==> flow/design.v <==
module MatrixMultUnit(
  input wire reset_n                      ,  
  input wire clk                          ,
  input wire dut_valid                    , 
  output wire dut_ready                   ,
  output wire                           dut__tb__sram_input_write_enable  ,
  output wire [16-1 : 0     ]   dut__tb__sram_input_write_address ,
  output wire [32-1 : 0     ]   dut__tb__sram_input_write_data    ,
  output reg  [16-1 : 0     ]   dut__tb__sram_input_read_address  , 
  input  wire [32-1 : 0     ]   tb__dut__sram_input_read_data     ,     
  output wire                           dut__tb__sram_weight_write_enable  ,
  output wire [16-1 : 0     ]   dut__tb__sram_weight_write_address ,
  output wire [32-1 : 0     ]   dut__tb__sram_weight_write_data    ,
  output reg  [16-1 : 0     ]   dut__tb__sram_weight_read_address  , 
  input  wire [32-1 : 0     ]   tb__dut__sram_weight_read_data     ,     
  output wire                           dut__tb__sram_result_write_enable  ,
  output reg  [16-1 : 0     ]   dut__tb__sram_result_write_address ,
  output wire [32-1 : 0     ]   dut__tb__sram_result_write_data    ,
  output reg  [16-1 : 0     ]   dut__tb__sram_result_read_address  , 
  input  wire [32-1 : 0     ]   tb__dut__sram_result_read_data     ,    
  output wire                           dut__tb__sram_scratchpad_write_enable  ,
  output reg  [16-1 : 0     ]   dut__tb__sram_scratchpad_write_address ,
  output wire [32-1 : 0     ]   dut__tb__sram_scratchpad_write_data    ,
  output reg  [16-1 : 0     ]   dut__tb__sram_scratchpad_read_address  , 
  input  wire [32-1 : 0     ]   tb__dut__sram_scratchpad_read_data  
);
parameter one_address_offset = 12'h1;
parameter idle_state = 4'd0;
parameter get_dimension_state = 4'd1;
parameter accumulating_state = 4'd2;
parameter writing_state = 4'd3;
parameter next_multiplication_setup_state = 4'd4;
parameter setup_multiplication_2_state = 4'd5;
parameter setup_multiplication_3_state = 4'd6;
parameter setup_multiplication_4_state = 4'd7;
parameter setup_multiplication_5_state = 4'd8;
wire my_clock; 
assign my_clock = clk; 
reg [3:0] next_state, current_state;
reg  [32-1 : 0     ]  input_data;
reg  [32-1 : 0     ]  weight_data;
reg  [32-1 : 0     ]  accumulated_result; 
wire [32-1 : 0     ]  mac_result_z;
reg [16-1 : 0     ] input_read_address_next;
reg [16-1 : 0     ] weight_read_address_next;
reg [16-1 : 0     ] result_write_address_next;
reg [16-1 : 0     ] scratchpad_write_address_next;
reg [16-1 : 0     ] next_input_matrix_first_address;
reg [16-1 : 0     ] next_weight_matrix_first_address;
reg [16-1 : 0     ] first_element_of_calculated_input_row_address;
reg [16-1 : 0     ] last_element_of_calculated_input_row_address;
reg [16-1 : 0     ] first_element_of_calculated_weight_matrix_address;
reg [16-1 : 0     ] last_element_of_calculated_weight_matrix_address;
reg [7:0] counter_total_element_in_result_matrix; 
reg [7:0] counter_go_write; 
reg [2:0] counter_next_step;
reg [1:0] counter_3_cycle;
reg [7:0] number_of_input_rows, number_of_input_cols;
reg [7:0] number_of_weight_rows, number_of_weight_cols;
assign dut__tb__sram_input_write_enable = 0;
assign dut__tb__sram_weight_write_enable = 0;
assign dut__tb__sram_input_write_address = 0;
assign dut__tb__sram_input_write_data = 0;
assign dut__tb__sram_weight_write_address = 0;
assign dut__tb__sram_weight_write_data = 0;
always @(posedge clk or negedge reset_n)begin
  if(!reset_n)
    input_read_address_next <= 0;
  else if(current_state == idle_state)
    input_read_address_next <= dut_valid ? one_address_offset : 0;
  else if(dut_valid == 1)
    input_read_address_next <= input_read_address_next + one_address_offset; 
  else if(current_state == idle_state)
    input_read_address_next <= 0;
  else if(current_state == get_dimension_state)
    input_read_address_next <= input_read_address_next + one_address_offset;
  else if((counter_next_step == 6) && (weight_read_address_next == last_element_of_calculated_weight_matrix_address + number_of_weight_cols)) 
    input_read_address_next <= last_element_of_calculated_input_row_address + one_address_offset; 
  else if((counter_next_step == 6) && (weight_read_address_next > last_element_of_calculated_weight_matrix_address))
    input_read_address_next <= first_element_of_calculated_input_row_address; 
  else if((weight_read_address_next == last_element_of_calculated_weight_matrix_address + one_address_offset) && ((current_state == accumulating_state) || (current_state == writing_state) || (current_state == get_dimension_state) || (current_state == setup_multiplication_2_state) || (current_state == setup_multiplication_3_state) || (current_state == setup_multiplication_4_state) || (current_state == setup_multiplication_5_state)))
    input_read_address_next <= last_element_of_calculated_input_row_address + one_address_offset; 
  else if((input_read_address_next == last_element_of_calculated_input_row_address + one_address_offset) && ((current_state == accumulating_state) || (current_state == writing_state) || (current_state == get_dimension_state) || (current_state == setup_multiplication_2_state) || (current_state == setup_multiplication_3_state) || (current_state == setup_multiplication_4_state) || (current_state == setup_multiplication_5_state)))
    input_read_address_next <= first_element_of_calculated_input_row_address; 
  else if((current_state == accumulating_state) || (current_state == writing_state))
    input_read_address_next <= input_read_address_next + one_address_offset;
  else if((current_state == next_multiplication_setup_state) && (counter_next_step == 2))
    input_read_address_next <= next_input_matrix_first_address;
  else if((current_state == next_multiplication_setup_state) && (counter_next_step == 3))
    input_read_address_next <= next_input_matrix_first_address;
  else if((current_state == next_multiplication_setup_state) && (counter_next_step == 4))
    input_read_address_next <= next_input_matrix_first_address;
  else if((current_state == next_multiplication_setup_state) && (counter_next_step == 5))
    input_read_address_next <= next_input_matrix_first_address;
  else 
    input_read_address_next <= input_read_address_next + one_address_offset;
end
always @(posedge clk or negedge reset_n) begin
  if(!reset_n)
    dut__tb__sram_input_read_address <= 0; 
  else if((current_state == idle_state) || (next_state == idle_state))
    dut__tb__sram_input_read_address <= 0; 
  else if(counter_next_step <= 4)
    dut__tb__sram_input_read_address <= input_read_address_next;
end
always @(posedge clk or negedge reset_n) begin
  if(!reset_n)
    dut__tb__sram_result_read_address <= 0;
  else if(current_state == idle_state)
    dut__tb__sram_result_read_address <= 0;
  else if(counter_next_step > 4)
    dut__tb__sram_result_read_address <= input_read_address_next; 
end
always @(posedge clk or negedge reset_n)begin
  if(!reset_n)
    weight_read_address_next <= 0; 
  else if(current_state == idle_state)
    weight_read_address_next <= dut_valid ? one_address_offset : 0;
  else if(dut_valid == 1)
    weight_read_address_next <= weight_read_address_next + one_address_offset;
  else if(current_state == idle_state)
    weight_read_address_next <= 0;
  else if(current_state == get_dimension_state)
    weight_read_address_next <= weight_read_address_next + one_address_offset;
  else if((counter_next_step == 6) && (weight_read_address_next == last_element_of_calculated_weight_matrix_address + number_of_weight_cols) && ((current_state == accumulating_state) || (current_state == writing_state) || (current_state == get_dimension_state) || (current_state == setup_multiplication_2_state) || (current_state == setup_multiplication_3_state) || (current_state == setup_multiplication_4_state) || (current_state == setup_multiplication_5_state)))
    weight_read_address_next <= first_element_of_calculated_weight_matrix_address;
  else if((counter_next_step == 6) && (weight_read_address_next > last_element_of_calculated_weight_matrix_address) && ((current_state == accumulating_state) || (current_state == writing_state) || (current_state == get_dimension_state) || (current_state == setup_multiplication_2_state) || (current_state == setup_multiplication_3_state) || (current_state == setup_multiplication_4_state) || (current_state == setup_multiplication_5_state)))
    weight_read_address_next <= weight_read_address_next - number_of_input_rows*(number_of_weight_cols) + one_address_offset;  
  else if(counter_next_step == 6) 
    weight_read_address_next <= weight_read_address_next + number_of_weight_cols;  
  else if((counter_next_step < 6) && (weight_read_address_next == last_element_of_calculated_weight_matrix_address + one_address_offset) && (input_read_address_next == last_element_of_calculated_input_row_address + one_address_offset)) 
    weight_read_address_next <= first_element_of_calculated_weight_matrix_address; 
  else if(input_read_address_next == last_element_of_calculated_input_row_address + one_address_offset)
    weight_read_address_next <= weight_read_address_next; 
  else if((current_state == next_multiplication_setup_state) && (counter_next_step == 2))
    weight_read_address_next <= next_weight_matrix_first_address;
  else if((current_state == next_multiplication_setup_state) && (counter_next_step == 3))
    weight_read_address_next <= next_weight_matrix_first_address;
  else if((current_state == next_multiplication_setup_state) && (counter_next_step == 4))
    weight_read_address_next <= next_weight_matrix_first_address;
  else if((current_state == next_multiplication_setup_state) && (counter_next_step == 5))
    weight_read_address_next <= next_weight_matrix_first_address;
  else 
    weight_read_address_next <= weight_read_address_next + one_address_offset;
end
always @(posedge clk or negedge reset_n) begin
  if(!reset_n)
    dut__tb__sram_weight_read_address <= 0; 
  else if((current_state == idle_state) || (next_state == idle_state))
    dut__tb__sram_weight_read_address <= 0; 
  else if(counter_next_step <= 4)
    dut__tb__sram_weight_read_address <= weight_read_address_next;
end
always @(posedge clk or negedge reset_n) begin
  if(!reset_n)
    dut__tb__sram_scratchpad_read_address <= 0;
  else if(current_state == idle_state)
    dut__tb__sram_scratchpad_read_address <= 0; 
  else if(counter_next_step > 4)
    dut__tb__sram_scratchpad_read_address <= weight_read_address_next; 
end
always @(posedge clk or negedge reset_n) begin
  if(!reset_n)
    result_write_address_next <= 0;
  else if(current_state == idle_state)
    result_write_address_next <= 0;
  else if(current_state == writing_state)
    result_write_address_next <= result_write_address_next + one_address_offset;
  else 
    result_write_address_next <= result_write_address_next;
end
always @(posedge clk or negedge reset_n) 
begin
    if (!reset_n) 
      dut__tb__sram_result_write_address <= 0;         
    else if(current_state == idle_state)
      dut__tb__sram_result_write_address <= 0; 
    else
      dut__tb__sram_result_write_address <= result_write_address_next;           
end
always @(posedge clk or negedge reset_n)begin
  if(!reset_n)
      scratchpad_write_address_next <= 0;            
  else if(current_state == idle_state)
      scratchpad_write_address_next <= 0;  
  else if(current_state == writing_state)
      scratchpad_write_address_next <= scratchpad_write_address_next + one_address_offset; 
  else 
      scratchpad_write_address_next <= scratchpad_write_address_next; 
end
always @(posedge clk or negedge reset_n)begin
  if (!reset_n) 
    dut__tb__sram_scratchpad_write_address <= 0;         
  else if(current_state == idle_state)
    dut__tb__sram_scratchpad_write_address <= 0;
  else
    dut__tb__sram_scratchpad_write_address <= scratchpad_write_address_next;           
end
always @(posedge clk or negedge reset_n) begin
  if(!reset_n)  
    first_element_of_calculated_input_row_address <= 0;
  else if(current_state == idle_state)
    first_element_of_calculated_input_row_address <= 0;
  else if(current_state == get_dimension_state) 
    first_element_of_calculated_input_row_address <= 1;
  else if((counter_next_step == 6) && (weight_read_address_next == last_element_of_calculated_weight_matrix_address + number_of_weight_cols))  
    first_element_of_calculated_input_row_address <= first_element_of_calculated_input_row_address + number_of_input_rows;
  else if((counter_next_step == 5) && (weight_read_address_next == last_element_of_calculated_weight_matrix_address + one_address_offset))
    first_element_of_calculated_input_row_address <= first_element_of_calculated_input_row_address + number_of_weight_cols;
  else if((counter_next_step < 5) && (weight_read_address_next == last_element_of_calculated_weight_matrix_address + one_address_offset))
    first_element_of_calculated_input_row_address <= first_element_of_calculated_input_row_address + number_of_input_cols;
  else if((current_state == next_multiplication_setup_state) && (counter_next_step == 2))
    first_element_of_calculated_input_row_address <= 1;
  else if((current_state == next_multiplication_setup_state) && (counter_next_step == 3))
    first_element_of_calculated_input_row_address <= 1;
  else if((current_state == next_multiplication_setup_state) && (counter_next_step == 4))
    first_element_of_calculated_input_row_address <= 0;
  else if((current_state == next_multiplication_setup_state) && (counter_next_step == 5))
    first_element_of_calculated_input_row_address <= 3*(number_of_input_rows * number_of_weight_cols);  
  else 
    first_element_of_calculated_input_row_address <= first_element_of_calculated_input_row_address;
end
always @(posedge clk or negedge reset_n) begin
  if(!reset_n)
    last_element_of_calculated_input_row_address <= 0;
  else if(current_state == idle_state)
    last_element_of_calculated_input_row_address <= 0;
  else if(current_state == get_dimension_state)
    last_element_of_calculated_input_row_address <= input_data[15:0];
  else if((counter_next_step == 6) && (weight_read_address_next == last_element_of_calculated_weight_matrix_address + number_of_weight_cols) && (input_read_address_next == last_element_of_calculated_input_row_address + one_address_offset))
    last_element_of_calculated_input_row_address <= last_element_of_calculated_input_row_address + number_of_input_rows; 
  else if((counter_next_step == 5) && (weight_read_address_next == last_element_of_calculated_weight_matrix_address + one_address_offset) && (input_read_address_next == last_element_of_calculated_input_row_address + one_address_offset))
    last_element_of_calculated_input_row_address <= last_element_of_calculated_input_row_address + number_of_weight_cols;
  else if((counter_next_step < 5) && (weight_read_address_next == last_element_of_calculated_weight_matrix_address + one_address_offset) && (input_read_address_next == last_element_of_calculated_input_row_address + one_address_offset))
    last_element_of_calculated_input_row_address <= last_element_of_calculated_input_row_address + number_of_input_cols;
  else if((current_state == next_multiplication_setup_state) && (counter_next_step == 2))
    last_element_of_calculated_input_row_address <= number_of_input_cols;
  else if((current_state == next_multiplication_setup_state) && (counter_next_step == 3))
    last_element_of_calculated_input_row_address <= number_of_input_cols; 
  else if((current_state == next_multiplication_setup_state) && (counter_next_step == 4))
    last_element_of_calculated_input_row_address <= number_of_weight_cols - 1;
  else if((current_state == next_multiplication_setup_state) && (counter_next_step == 5))
    last_element_of_calculated_input_row_address <=  (3*(number_of_input_rows * number_of_weight_cols)) + number_of_input_rows - 1;  
  else 
    last_element_of_calculated_input_row_address <= last_element_of_calculated_input_row_address;
end
always @(posedge clk or negedge reset_n) begin
  if(!reset_n)
    first_element_of_calculated_weight_matrix_address <= 0;
  else if(current_state == idle_state)
    first_element_of_calculated_weight_matrix_address <= 0;
  else if(current_state == get_dimension_state)
    first_element_of_calculated_weight_matrix_address <= 1;  
  else if((current_state == next_multiplication_setup_state) && (counter_next_step == 2))
    first_element_of_calculated_weight_matrix_address <= first_element_of_calculated_weight_matrix_address + number_of_weight_rows * number_of_weight_cols;  
  else if((current_state == next_multiplication_setup_state) && (counter_next_step == 3))
    first_element_of_calculated_weight_matrix_address <= first_element_of_calculated_weight_matrix_address + number_of_weight_rows * number_of_weight_cols;  
  else if((current_state == next_multiplication_setup_state) && (counter_next_step == 4))
    first_element_of_calculated_weight_matrix_address <= number_of_input_rows * number_of_weight_cols;  
  else if((current_state == next_multiplication_setup_state) && (counter_next_step == 5))
    first_element_of_calculated_weight_matrix_address <= first_element_of_calculated_weight_matrix_address + (number_of_input_rows * number_of_weight_cols);  
  else
    first_element_of_calculated_weight_matrix_address <= first_element_of_calculated_weight_matrix_address;
end
always @(posedge clk or negedge reset_n) begin
  if(!reset_n)
    last_element_of_calculated_weight_matrix_address <= 0;
  else if(current_state == idle_state)
    last_element_of_calculated_weight_matrix_address <= 0;
  else if(current_state == get_dimension_state)
    last_element_of_calculated_weight_matrix_address <= number_of_weight_rows * number_of_weight_cols;  
  else if((current_state == next_multiplication_setup_state) && (counter_next_step == 2))
    last_element_of_calculated_weight_matrix_address <= last_element_of_calculated_weight_matrix_address + number_of_weight_rows * number_of_weight_cols;  
  else if((current_state == next_multiplication_setup_state) && (counter_next_step == 3))
    last_element_of_calculated_weight_matrix_address <= last_element_of_calculated_weight_matrix_address + number_of_weight_rows * number_of_weight_cols;  
  else if((current_state == next_multiplication_setup_state) && (counter_next_step == 4))
    last_element_of_calculated_weight_matrix_address <= 2 * number_of_input_rows * number_of_weight_cols - 1;  
  else if((current_state == next_multiplication_setup_state) && (counter_next_step == 5))
    last_element_of_calculated_weight_matrix_address <= last_element_of_calculated_weight_matrix_address + (number_of_input_rows * number_of_weight_cols);  
  else
    last_element_of_calculated_weight_matrix_address <= last_element_of_calculated_weight_matrix_address;
end
always @(posedge clk or negedge reset_n)
begin
  if(!reset_n) 
    next_input_matrix_first_address <= 0;
  else if(current_state == idle_state)
    next_input_matrix_first_address <= 0;
  else if(current_state == get_dimension_state)
    next_input_matrix_first_address <= 1; 
  else if((current_state == next_multiplication_setup_state) && (counter_next_step == 2))
    next_input_matrix_first_address <= 1; 
  else if((current_state == next_multiplication_setup_state) && (counter_next_step == 3))
    next_input_matrix_first_address <= 0; 
  else if((current_state == next_multiplication_setup_state) && (counter_next_step == 4))
    next_input_matrix_first_address <= 3*(number_of_input_rows * number_of_weight_cols);  
  else 
    next_input_matrix_first_address <= next_input_matrix_first_address;
end
always @(posedge clk or negedge reset_n)begin
  if(!reset_n)
    next_weight_matrix_first_address <= 0;
  else if(current_state == idle_state)
    next_weight_matrix_first_address <= 0;
  else if(current_state == get_dimension_state)
    next_weight_matrix_first_address <= number_of_weight_rows * number_of_weight_cols + 1;  
  else if((current_state == next_multiplication_setup_state) && ((counter_next_step == 2)))
    next_weight_matrix_first_address <= next_weight_matrix_first_address + (number_of_weight_rows * number_of_weight_cols);  
  else if((current_state == next_multiplication_setup_state) && (counter_next_step == 3))
    next_weight_matrix_first_address <= number_of_input_rows * number_of_weight_cols;  
  else if((current_state == next_multiplication_setup_state) && (counter_next_step == 4))
    next_weight_matrix_first_address <= 2 * number_of_input_rows * number_of_weight_cols;  
  else 
    next_weight_matrix_first_address <= next_weight_matrix_first_address;
end
always @(posedge clk or negedge reset_n) 
begin
    if(!reset_n)begin
      number_of_input_rows <= 0;
      number_of_input_cols <= 0;
      number_of_weight_rows <= 0;
      number_of_weight_cols <= 0;
    end else if(current_state == idle_state)begin
      number_of_input_rows <= 0;
      number_of_input_cols <= 0;
      number_of_weight_rows <= 0;
      number_of_weight_cols <= 0;
    end else if(current_state == get_dimension_state)   begin
      number_of_input_rows <= input_data[31:16];  
      number_of_input_cols <= input_data[15:0];
      number_of_weight_rows <= weight_data[31:16];
      number_of_weight_cols <= weight_data[15:0];
    end else begin
      number_of_input_rows <= number_of_input_rows;
      number_of_input_cols <= number_of_input_cols;
      number_of_weight_rows <= number_of_weight_rows;
      number_of_weight_cols <= number_of_weight_cols;
    end        
end
always @(posedge clk or negedge reset_n)begin
  if(!reset_n)
    counter_go_write <= 0;
  else if(current_state == idle_state)
    counter_go_write <= 0; 
  else if(current_state == get_dimension_state)
    counter_go_write <= input_data[15:0] - 1;  
  else if(current_state == accumulating_state) 
    counter_go_write <= counter_go_write - 1;
  else if((current_state == writing_state) && (counter_next_step == 6))
    counter_go_write <= number_of_input_rows - 1; 
  else if((current_state == writing_state) && (counter_next_step == 5)) 
    counter_go_write <= number_of_weight_cols - 1;  
  else if((current_state == writing_state) && (counter_next_step < 5))
    counter_go_write <= number_of_input_cols - 1;
  else if(current_state == setup_multiplication_2_state)
    counter_go_write <= number_of_input_cols - 1;
  else if(current_state == setup_multiplication_3_state)
    counter_go_write <= number_of_input_cols - 1;
  else if(current_state == setup_multiplication_4_state)
    counter_go_write <= number_of_weight_cols - 1;  
  else if(current_state == setup_multiplication_5_state)
    counter_go_write <= number_of_input_rows - 1;  
  else 
    counter_go_write <= counter_go_write; 
end
always @(posedge clk or negedge reset_n) 
begin
  if(!reset_n)
    counter_total_element_in_result_matrix <= 0;
  else if (current_state == idle_state)
    counter_total_element_in_result_matrix <= 0;     
  else if (current_state == get_dimension_state)
    counter_total_element_in_result_matrix <= (input_data[31:16] * weight_data[15:0]) - 1; 
  else if (current_state == writing_state) 
    counter_total_element_in_result_matrix <= counter_total_element_in_result_matrix - 1;
  else if (current_state == setup_multiplication_2_state) 
    counter_total_element_in_result_matrix <= (number_of_input_rows * number_of_weight_cols) - 1;
  else if (current_state == setup_multiplication_3_state) 
    counter_total_element_in_result_matrix <= (number_of_input_rows * number_of_weight_cols) - 1;
  else if (current_state == setup_multiplication_4_state) 
    counter_total_element_in_result_matrix <= (number_of_input_rows * number_of_input_rows) - 1;   
  else if (current_state == setup_multiplication_5_state) 
    counter_total_element_in_result_matrix <= (number_of_input_rows * number_of_weight_cols) - 1; 
  else 
    counter_total_element_in_result_matrix <= counter_total_element_in_result_matrix;  
end
always @(posedge clk or negedge reset_n) begin
  if(!reset_n)begin
    counter_next_step <= 0;
  end else if(current_state == idle_state) begin
    counter_next_step <= 2;
  end else if(current_state == next_multiplication_setup_state)begin
    counter_next_step <= counter_next_step + 1;
  end else
    counter_next_step <= counter_next_step;
end
always @(posedge clk or negedge reset_n)begin
  if(!reset_n)
    counter_3_cycle <= 0;
  else if(current_state == idle_state) 
    counter_3_cycle <= 2;
  else if (current_state == get_dimension_state)
    counter_3_cycle <= counter_3_cycle - 1;
  else if(current_state == setup_multiplication_2_state) 
    counter_3_cycle <= counter_3_cycle - 1;
  else if(current_state == setup_multiplication_3_state) 
    counter_3_cycle <= counter_3_cycle - 1;
  else if(current_state == setup_multiplication_4_state) 
    counter_3_cycle <= counter_3_cycle - 1;
  else if(current_state == setup_multiplication_5_state) 
    counter_3_cycle <= counter_3_cycle - 1;
  else 
    counter_3_cycle <= 2;
end
always @(posedge clk or negedge reset_n) 
begin
    if(!reset_n)begin
      input_data <= 0;      
      weight_data <= 0;        
    end else if(current_state == idle_state)begin
      input_data <= 0;      
      weight_data <= 0;  
    end else if(counter_next_step <= 4)begin 
      input_data <= tb__dut__sram_input_read_data;      
      weight_data <= tb__dut__sram_weight_read_data;
    end else begin 
      input_data <= tb__dut__sram_result_read_data;      
      weight_data <= tb__dut__sram_scratchpad_read_data;
    end 
end
interger_accumulated_matrix_multiplication u1( 
  .input_data(input_data),   
  .weight_data(weight_data),  
  .accumulated_result_data(accumulated_result),
  .result_data(mac_result_z)
);
always @(posedge clk or negedge reset_n)begin
  if(!reset_n)
    accumulated_result <= 0;
  else if (current_state == idle_state)
    accumulated_result <= 0;
  else if((current_state == accumulating_state))
    accumulated_result <= mac_result_z;
  else if(current_state == writing_state)
    accumulated_result <= 0;
  else if(current_state == next_multiplication_setup_state)
    accumulated_result <= 0;
  else if(current_state == setup_multiplication_2_state)
    accumulated_result <= 0;
  else if(current_state == setup_multiplication_3_state)
    accumulated_result <= 0;
  else if(current_state == setup_multiplication_4_state)
    accumulated_result <= 0;
  else if(current_state == setup_multiplication_5_state)
    accumulated_result <= 0;
  else 
    accumulated_result <= accumulated_result;
end
assign dut__tb__sram_result_write_data = accumulated_result;
assign dut__tb__sram_result_write_enable = (current_state == writing_state) ? 1 : 0;
assign dut__tb__sram_scratchpad_write_data = accumulated_result;
assign dut__tb__sram_scratchpad_write_enable = (current_state == writing_state) ? 1 : 0;
always @(posedge clk or negedge reset_n) begin
  if(!reset_n)
    current_state <= 0;
  else 
    current_state <= next_state;
end
always @(*) begin
  case (current_state)
    idle_state:begin
      if (dut_valid == 1)  
        next_state = get_dimension_state;
      else  
        next_state = idle_state;
    end
    get_dimension_state:begin
      if(counter_3_cycle != 0)
        next_state = get_dimension_state;
      else 
        next_state = accumulating_state;
    end
    accumulating_state: begin 
      if(counter_go_write == 0)
        next_state = writing_state;
      else 
        next_state = accumulating_state;
    end
    writing_state:begin
      if(counter_total_element_in_result_matrix != 0) 
        next_state = accumulating_state;
      else 
        next_state = next_multiplication_setup_state;
    end
    next_multiplication_setup_state:begin
      if(counter_next_step == 2)
        next_state = setup_multiplication_2_state;
      else if(counter_next_step == 3)
        next_state = setup_multiplication_3_state;
      else if(counter_next_step == 4)
        next_state = setup_multiplication_4_state;
      else if(counter_next_step == 5)
        next_state = setup_multiplication_5_state;
      else if(counter_next_step == 6)
        next_state = idle_state; 
      else 
        next_state = next_multiplication_setup_state;
    end
    setup_multiplication_2_state:begin
      if(counter_3_cycle == 0) 
        next_state = accumulating_state;
      else  
        next_state = setup_multiplication_2_state;
    end
    setup_multiplication_3_state:begin
      if(counter_3_cycle == 0) 
        next_state = accumulating_state;
      else  
        next_state = setup_multiplication_3_state;
    end
    setup_multiplication_4_state:begin
      if(counter_3_cycle == 0) 
        next_state = accumulating_state;
      else  
        next_state = setup_multiplication_4_state;
    end
    setup_multiplication_5_state:begin
      if(counter_3_cycle == 0) 
        next_state = accumulating_state;
      else  
        next_state = setup_multiplication_5_state;
    end
    default: next_state = idle_state;
  endcase
end
assign dut_ready = (current_state == idle_state) ? 1:0;
endmodule
module interger_accumulated_matrix_multiplication ( 
  input wire [32-1  : 0] input_data,
  input wire [32-1  : 0] weight_data,
  input wire [32-1 : 0] accumulated_result_data,
  output wire [32-1 : 0] result_data
);
  assign result_data = (input_data * weight_data) + accumulated_result_data;
endmodule
Lab notebook: MatrixMultUnit

==> Reports on MatrixMultUnit <==
Module MatrixMultUnit before and after one edit of its RTL, step after step.
Lines under "orig" count in the file above, lines under "edited" in the edited file.
"diff": "edited" minus "orig" as printed here. "rel_change_pct": 100 x difference / "orig".
Operators carry their Yosys type and port widths (W data, S select, Z words).
Library cell names are shortened.
{ "inputs": {"top_module": "MatrixMultUnit", "clock": "clk", "lib": "sky130hd", "pvt_corner": "tt_025C_1v80"} }

==> Edit of the RTL <==
The edit as a unified diff against the file above.
This change comes from a script, not from a designer. The edited design behaves differently; no optimisation was intended.
begin of diff
@@ -53,5 +53,5 @@
 reg [16-1 : 0     ] last_element_of_calculated_weight_matrix_address;
 reg [7:0] counter_total_element_in_result_matrix; 
-reg [7:0] counter_go_write; 
+reg [5:0] counter_go_write; 
 reg [2:0] counter_next_step;
 reg [1:0] counter_3_cycle;
end of diff

==> After elaboration <==
Yosys after proc, flatten, opt, wreduce and memory -nomap, before mapping. Memory bits, and registers merged into a memory's read port (data or address), are not among the register bits. Print and check cells are not counted.
{ "op_classes": {"columns": ["element", "orig", "edited", "diff", "rel_change_pct"], "rows": [
  ["mux", 140, 140, 0, 0.00],
  ["equal", 17, 17, 0, 0.00],
  ["cmp", 5, 5, 0, 0.00],
  ["n_reduce_logical", 45, 45, 0, 0.00],
  ["add_sub_neg", 37, 37, 0, 0.00],
  ["mul", 9, 9, 0, 0.00]
]} }
{ "ops": {"columns": ["operator", "orig", "edited", "diff", "rel_change_pct"], "rows": [
  ["$mux W8", 25, 15, -10, -40.00],
  ["$mux W6", 0, 10, 10, null],
  ["$sub A8 B1 Y8 const B", 8, 4, -4, -50.00],
  ["$sub A6 B1 Y6 const B", 0, 4, 4, null],
  ["$logic_not A8 Y1", 1, 0, -1, -100.00],
  ["$logic_not A6 Y1", 0, 1, 1, null]
]} }
Operator kinds equal on both sides are left out: 45.
{ "word_totals": {"columns": ["element", "orig", "edited", "diff", "rel_change_pct"], "rows": [
  ["output_inout_bits", 261, 261, 0, 0.00],
  ["reg_bits", 409, 407, -2, -0.49]
]} }

==> Logic depth <==
Depth = most cells in a row (Yosys ltp): at word level without a register or memory, in the mapped netlist without a sequential cell, where the memories' decode and read muxes count.
{ "logic_depth": {"columns": ["element", "orig", "edited", "diff", "rel_change_pct"], "rows": [
  ["word_depth", 15, 15, 0, 0.00],
  ["abc_area", "0", "0", null, null],
  ["mapped_depth", 34, 34, 0, 0.00],
  ["mapped_depth_nobuf", 32, 32, 0, 0.00]
]} }

==> Synthesis result <==
The flow's flattened synthesis, as Yosys stat reports it; memories are mapped. The netlist is that of the ABC_AREA named above (0 if unset); the other value can give another one.
{ "types": {"columns": ["cell_type", "orig", "edited", "diff", "rel_change_pct"], "rows": [
  ["o21ai_0", 228, 269, 41, 17.98],
  ["nand2_1", 1012, 1044, 32, 3.16],
  ["xnor2_1", 320, 297, -23, -7.19],
  ["nor2_1", 364, 342, -22, -6.04],
  ["a22o_1", 58, 36, -22, -37.93],
  ["xor2_1", 153, 170, 17, 11.11],
  ["nand2b_1", 36, 19, -17, -47.22],
  ["inv_1", 798, 813, 15, 1.88],
  ["o211ai_1", 32, 47, 15, 46.88],
  ["buf_2", 20, 6, -14, -70.00],
  ["a21oi_1", 442, 430, -12, -2.71],
  ["o21bai_1", 38, 50, 12, 31.58],
  ["nor2b_1", 66, 55, -11, -16.67],
  ["nor4_1", 32, 21, -11, -34.38],
  ["a31oi_1", 27, 38, 11, 40.74],
  ["or2_2", 27, 16, -11, -40.74],
  ["a32o_1", 12, 1, -11, -91.67],
  ["or3_1", 25, 33, 8, 32.00]
]} }
Cell types equal on both sides are left out: 13.
The list need not be complete.
{ "mapped": {"columns": ["element", "orig", "edited", "diff", "rel_change_pct"], "rows": [
  ["ffs", 414, 412, -2, -0.48],
  ["mapped_cells", 6670, 6656, -14, -0.21],
  ["sequential_area_um2", 10361.2, 10311.1, -50.1, -0.48],
  ["area_um2", 55480.7, 55102.8, -377.9, -0.68],
  ["buffers", 504, 488, -16, -3.17]
]} }
By module: a second synthesis without flattening, with its own total; a netlist apart from the flattened one above.
{ "hier_totals": {"columns": ["element", "orig", "edited", "diff", "rel_change_pct"], "rows": [
  ["hier_cells", 6805, 6626, -179, -2.63],
  ["hier_area_um2", 56477.9, 55897.4, -580.5, -1.03]
]} }
Rows give one instance, submodules left out.
{ "modules_orig": {"columns": ["mod", "instances", "mod_area_um2", "cells"], "rows": [
  ["MatrixMultUnit", 1, 39688.1, 4913],
  ["interger_accumulated_matrix_multiplication", 1, 16789.9, 1892]
]} }
{ "modules_edited": {"columns": ["mod", "instances", "mod_area_um2", "cells"], "rows": [
  ["MatrixMultUnit", 1, 39107.5, 4734],
  ["interger_accumulated_matrix_multiplication", 1, 16789.9, 1892]
]} }

==> Path before layout <==
Source: OpenSTA report_checks on the synthesized netlist (no wires, ideal clock, input and output delay 20% of the period each), path of least setup slack; recovery checks are left aside. Register names are those of the netlist, which keeps one name where synthesis merged equal registers.
{ "synth_path": {"columns": ["element", "orig", "edited", "diff", "rel_change_pct"], "rows": [
  ["path_type", "register to register", "register to register", null, null],
  ["startpoint", "register number_of_weight_cols[2]", "register number_of_weight_cols[2]", null, null],
  ["endpoint", "register last_element_of_calculated_input_row_address[15]", "register last_element_of_calculated_input_row_address[14]", null, null],
  ["path_stages", 34, 29, -5, -14.71],
  ["setup_time_ns", 0.073, 0.082, 0.009, null],
  ["path_slack_ns", 2.706, 2.422, -0.284, null],
  ["delay_ns", 7.294, 7.578, 0.284, 3.89],
  ["clock_period_ns", 10.0, 10.0, 0.0, 0.00],
  ["arrival_time_ns", 7.221, 7.496, 0.275, 3.81],
  ["path_buffers", 2, 2, 0, 0.00],
  ["synth_period_reached_ns", 7.294, 7.578, 0.284, 3.89]
]} }
"delay_ns" = arrival - input delay + setup time.
"path_stages": output pins that drive a net of the path, with the launching flip-flop's if there is one; two outputs of one cell count as two.
"synth_period_reached_ns" = period - worst setup slack (recovery checks aside). The figure is calculated, with input and output delays left at 20% of the set period.
Between the ends stands the longest chain of elaborated cells between them, by number of cells; it is not shown to be the way that was timed. Of several equally long chains one is given.
A line is the first line of the expression or statement that the cell stems from. Yosys adds cells for indexed reads and writes and turns some case tables into memories.
At most two assigning lines are given for a register; there are more.
{ "synth_between_orig": {"cell_sequence": "dfrtp_1 -> clkbuf_1 -> clkbuf_1 -> nand2_1 -> fa_1 -> fa_1 -> inv_1 -> fa_1 -> inv_1 -> fa_1 -> inv_1 -> ha_1 -> o21ai_0 -> nor2_1 -> o21a_1 -> nor2_1 -> xnor2_1 -> ha_1 -> and2_1 -> a31oi_1 -> o21ai_0 -> nor2_1 -> xnor2_1 -> inv_1 -> ha_1 -> a21boi_0 -> a41o_1 -> o41a_1 -> a21o_1 -> a21oi_1 -> xor2_1 -> mux2i_1 -> nand2_1 -> a21oi_2", "elab_chain_cells": 13, "cone_cells": 20, "cone_classes": "5 x add/sub; 2 x mul; 1 x eq/ne; 9 x mux; 3 x reduce/logical"} }
{ "synth_lines_orig": {"columns": ["element", "line", "text"], "rows": [
  ["start: declaration", 59, "reg [7:0] number_of_weight_rows, number_of_weight_cols;"],
  ["start: assignment", 332, "number_of_weight_cols <= weight_data[15:0];"],
  ["start: assignment", 337, "number_of_weight_cols <= number_of_weight_cols;"],
  ["$mul A8 B8 Y16", 243, "last_element_of_calculated_input_row_address <=  (3*(number_of_input_rows * number_of_weight_cols)) + number_o ..."],
  ["$mul A2 B16 Y16", 243, null],
  ["$add A16 B8 Y16", 243, null],
  ["$sub A16 B1 Y16", 243, null],
  ["$mux W16", 242, "else if((current_state == next_multiplication_setup_state) && (counter_next_step == 5))"],
  ["$mux W16", 240, "else if((current_state == next_multiplication_setup_state) && (counter_next_step == 4))"],
  ["$mux W16", 238, "else if((current_state == next_multiplication_setup_state) && (counter_next_step == 3))"],
  ["$mux W16", 236, "else if((current_state == next_multiplication_setup_state) && (counter_next_step == 2))"],
  ["$mux W16", 234, "else if((counter_next_step < 5) && (weight_read_address_next == last_element_of_calculated_weight_matrix_addre ..."],
  ["$mux W16", 232, "else if((counter_next_step == 5) && (weight_read_address_next == last_element_of_calculated_weight_matrix_addr ..."],
  ["$mux W16", 230, "else if((counter_next_step == 6) && (weight_read_address_next == last_element_of_calculated_weight_matrix_addr ..."],
  ["$mux W16", 228, "else if(current_state == get_dimension_state)"],
  ["$mux W16", 226, "else if(current_state == idle_state)"],
  ["end: assignment", 229, "last_element_of_calculated_input_row_address <= input_data[15:0];"],
  ["end: assignment", 231, "last_element_of_calculated_input_row_address <= last_element_of_calculated_input_row_address + number_of_input ..."],
  ["end: declaration", 51, "reg [16-1 : 0     ] last_element_of_calculated_input_row_address;"]
]} }
{ "synth_between_edited": {"cell_sequence": "dfrtp_1 -> clkbuf_1 -> clkbuf_1 -> and2_1 -> fa_1 -> fa_1 -> fa_1 -> inv_1 -> fa_1 -> inv_1 -> ha_1 -> or2_2 -> a2111oi_0 -> o31ai_1 -> a21oi_1 -> xnor2_1 -> ha_1 -> and4_1 -> a221oi_1 -> nor2b_1 -> xor2_1 -> ha_1 -> a21o_1 -> a31oi_1 -> xor2_1 -> a211oi_1 -> a2111oi_0 -> or3_1 -> a31oi_1", "elab_chain_cells": 13, "cone_cells": 20, "cone_classes": "5 x add/sub; 2 x mul; 1 x eq/ne; 9 x mux; 3 x reduce/logical"} }
{ "synth_lines_edited": {"columns": ["element", "line", "text"], "rows": [
  ["start: declaration", 59, "reg [7:0] number_of_weight_rows, number_of_weight_cols;"],
  ["start: assignment", 332, "number_of_weight_cols <= weight_data[15:0];"],
  ["start: assignment", 337, "number_of_weight_cols <= number_of_weight_cols;"],
  ["$mul A8 B8 Y16", 243, "last_element_of_calculated_input_row_address <=  (3*(number_of_input_rows * number_of_weight_cols)) + number_o ..."],
  ["$mul A2 B16 Y16", 243, null],
  ["$add A16 B8 Y16", 243, null],
  ["$sub A16 B1 Y16", 243, null],
  ["$mux W16", 242, "else if((current_state == next_multiplication_setup_state) && (counter_next_step == 5))"],
  ["$mux W16", 240, "else if((current_state == next_multiplication_setup_state) && (counter_next_step == 4))"],
  ["$mux W16", 238, "else if((current_state == next_multiplication_setup_state) && (counter_next_step == 3))"],
  ["$mux W16", 236, "else if((current_state == next_multiplication_setup_state) && (counter_next_step == 2))"],
  ["$mux W16", 234, "else if((counter_next_step < 5) && (weight_read_address_next == last_element_of_calculated_weight_matrix_addre ..."],
  ["$mux W16", 232, "else if((counter_next_step == 5) && (weight_read_address_next == last_element_of_calculated_weight_matrix_addr ..."],
  ["$mux W16", 230, "else if((counter_next_step == 6) && (weight_read_address_next == last_element_of_calculated_weight_matrix_addr ..."],
  ["$mux W16", 228, "else if(current_state == get_dimension_state)"],
  ["$mux W16", 226, "else if(current_state == idle_state)"],
  ["end: assignment", 229, "last_element_of_calculated_input_row_address <= input_data[15:0];"],
  ["end: assignment", 231, "last_element_of_calculated_input_row_address <= last_element_of_calculated_input_row_address + number_of_input ..."],
  ["end: declaration", 51, "reg [16-1 : 0     ] last_element_of_calculated_input_row_address;"]
]} }

==> Timing after layout <==
Path of least setup slack in the final report of each run of set A (OpenROAD, finished layout, wires in). Where an end is a register, its clock arrival counts in the times.
{ "layout_path": {"columns": ["element", "orig", "edited", "diff", "rel_change_pct"], "rows": [
  ["path_type", "register to register", "register to register", null, null],
  ["startpoint", "register weight_data[5]", "register input_data[11]", null, null],
  ["endpoint", "register accumulated_result[30]", "register accumulated_result[30]", null, null],
  ["path_buffers", 0, 1, 1, null],
  ["path_stages", 24, 23, -1, -4.17],
  ["path_slack_ns", 0.46, 0.35, -0.11, null],
  ["setup_time_ns", 0.11, 0.15, 0.04, null],
  ["clock_period_ns", 8.17, 8.17, 0.00, 0.00],
  ["arrival_time_ns", 8.25, 8.34, 0.09, 1.09]
]} }
Between the ends stands the longest chain of elaborated cells between them, by number of cells; it is not shown to be the way that was timed. Of several equally long chains one is given.
At most two assigning lines are given for a register; there are more.
{ "layout_between_orig": {"cell_sequence": "dfrtp_1 -> nand2_1 -> fa_1 -> inv_1 -> fa_1 -> inv_1 -> fa_1 -> inv_1 -> fa_1 -> ha_1 -> ha_1 -> inv_1 -> fa_1 -> inv_1 -> fa_1 -> ha_1 -> or3_1 -> o211ai_1 -> a31oi_1 -> and3_1 -> o21ai_0 -> a21oi_1 -> a41o_1 -> a221o_1", "elab_chain_cells": 4, "cone_cells": 4, "cone_lines": 3, "cone_classes": "1 x add/sub; 1 x mul; 2 x mux"} }
{ "layout_lines_orig": {"columns": ["element", "line", "text"], "rows": [
  ["start: declaration", 41, "reg  [32-1 : 0     ]  weight_data;"],
  ["start: assignment", 425, "weight_data <= tb__dut__sram_weight_read_data;"],
  ["start: assignment", 428, "weight_data <= tb__dut__sram_scratchpad_read_data;"],
  ["$mul A32 B32 Y32", 544, "assign result_data = (input_data * weight_data) + accumulated_result_data;"],
  ["$add A32 B32 Y32", 544, null],
  ["$mux W32", 442, "else if((current_state == accumulating_state))"],
  ["$mux W32", 440, "else if (current_state == idle_state)"],
  ["end: assignment", 443, "accumulated_result <= mac_result_z;"],
  ["end: assignment", 457, "accumulated_result <= accumulated_result;"],
  ["end: declaration", 42, "reg  [32-1 : 0     ]  accumulated_result;"]
]} }
{ "layout_between_edited": {"cell_sequence": "dfrtp_1 -> nand2_1 -> fa_1 -> fa_1 -> inv_1 -> fa_1 -> fa_1 -> ha_1 -> ha_1 -> inv_1 -> fa_1 -> inv_1 -> fa_1 -> ha_1 -> or3_1 -> a2111oi_0 -> buf_4 -> o31ai_1 -> a41oi_1 -> o311ai_0 -> o211ai_1 -> xor2_1 -> o21ai_0", "elab_chain_cells": 4, "cone_cells": 4, "cone_lines": 3, "cone_classes": "1 x add/sub; 1 x mul; 2 x mux"} }
{ "layout_lines_edited": {"columns": ["element", "line", "text"], "rows": [
  ["start: declaration", 40, "reg  [32-1 : 0     ]  input_data;"],
  ["start: assignment", 424, "input_data <= tb__dut__sram_input_read_data;"],
  ["start: assignment", 427, "input_data <= tb__dut__sram_result_read_data;"],
  ["$mul A32 B32 Y32", 544, "assign result_data = (input_data * weight_data) + accumulated_result_data;"],
  ["$add A32 B32 Y32", 544, null],
  ["$mux W32", 442, "else if((current_state == accumulating_state))"],
  ["$mux W32", 440, "else if (current_state == idle_state)"],
  ["end: assignment", 443, "accumulated_result <= mac_result_z;"],
  ["end: assignment", 457, "accumulated_result <= accumulated_result;"],
  ["end: declaration", 42, "reg  [32-1 : 0     ]  accumulated_result;"]
]} }

==> Layout results <==
Both versions went through the flow (Yosys, OpenROAD) with the same settings in each pair. Constraints: input delay and output delay 20% of the set period each, output load 0.01 pF.
{ "flow_settings_set_A": {"CORE_UTILIZATION": 40, "period_ns": 8.17, "CAP_MARGIN": 20, "CORE_MARGIN": 2, "SLEW_MARGIN": 20} }
{ "results_set_A": {"columns": ["element", "orig", "edited", "diff", "rel_change_pct"], "rows": [
  ["clock_period_reached_ns", 7.706, 7.823, 0.117, 1.52],
  ["die_um2", 141696.0, 140741.0, -955.0, -0.67],
  ["timing.setup.ws_ns", 0.464, 0.347, -0.117, null],
  ["final_hold_ws_ns", 0.445, 0.439, -0.006, null],
  ["stdcell_area_um2", 61911.9, 61416.4, -495.5, -0.80],
  ["yosys_chip_area_um2", 55480.7, 55102.8, -377.9, -0.68]
]} }
"clock_period_reached_ns" means the clock period less the worst setup slack. The figure is calculated, with input and output delays left at 20% of the set period.
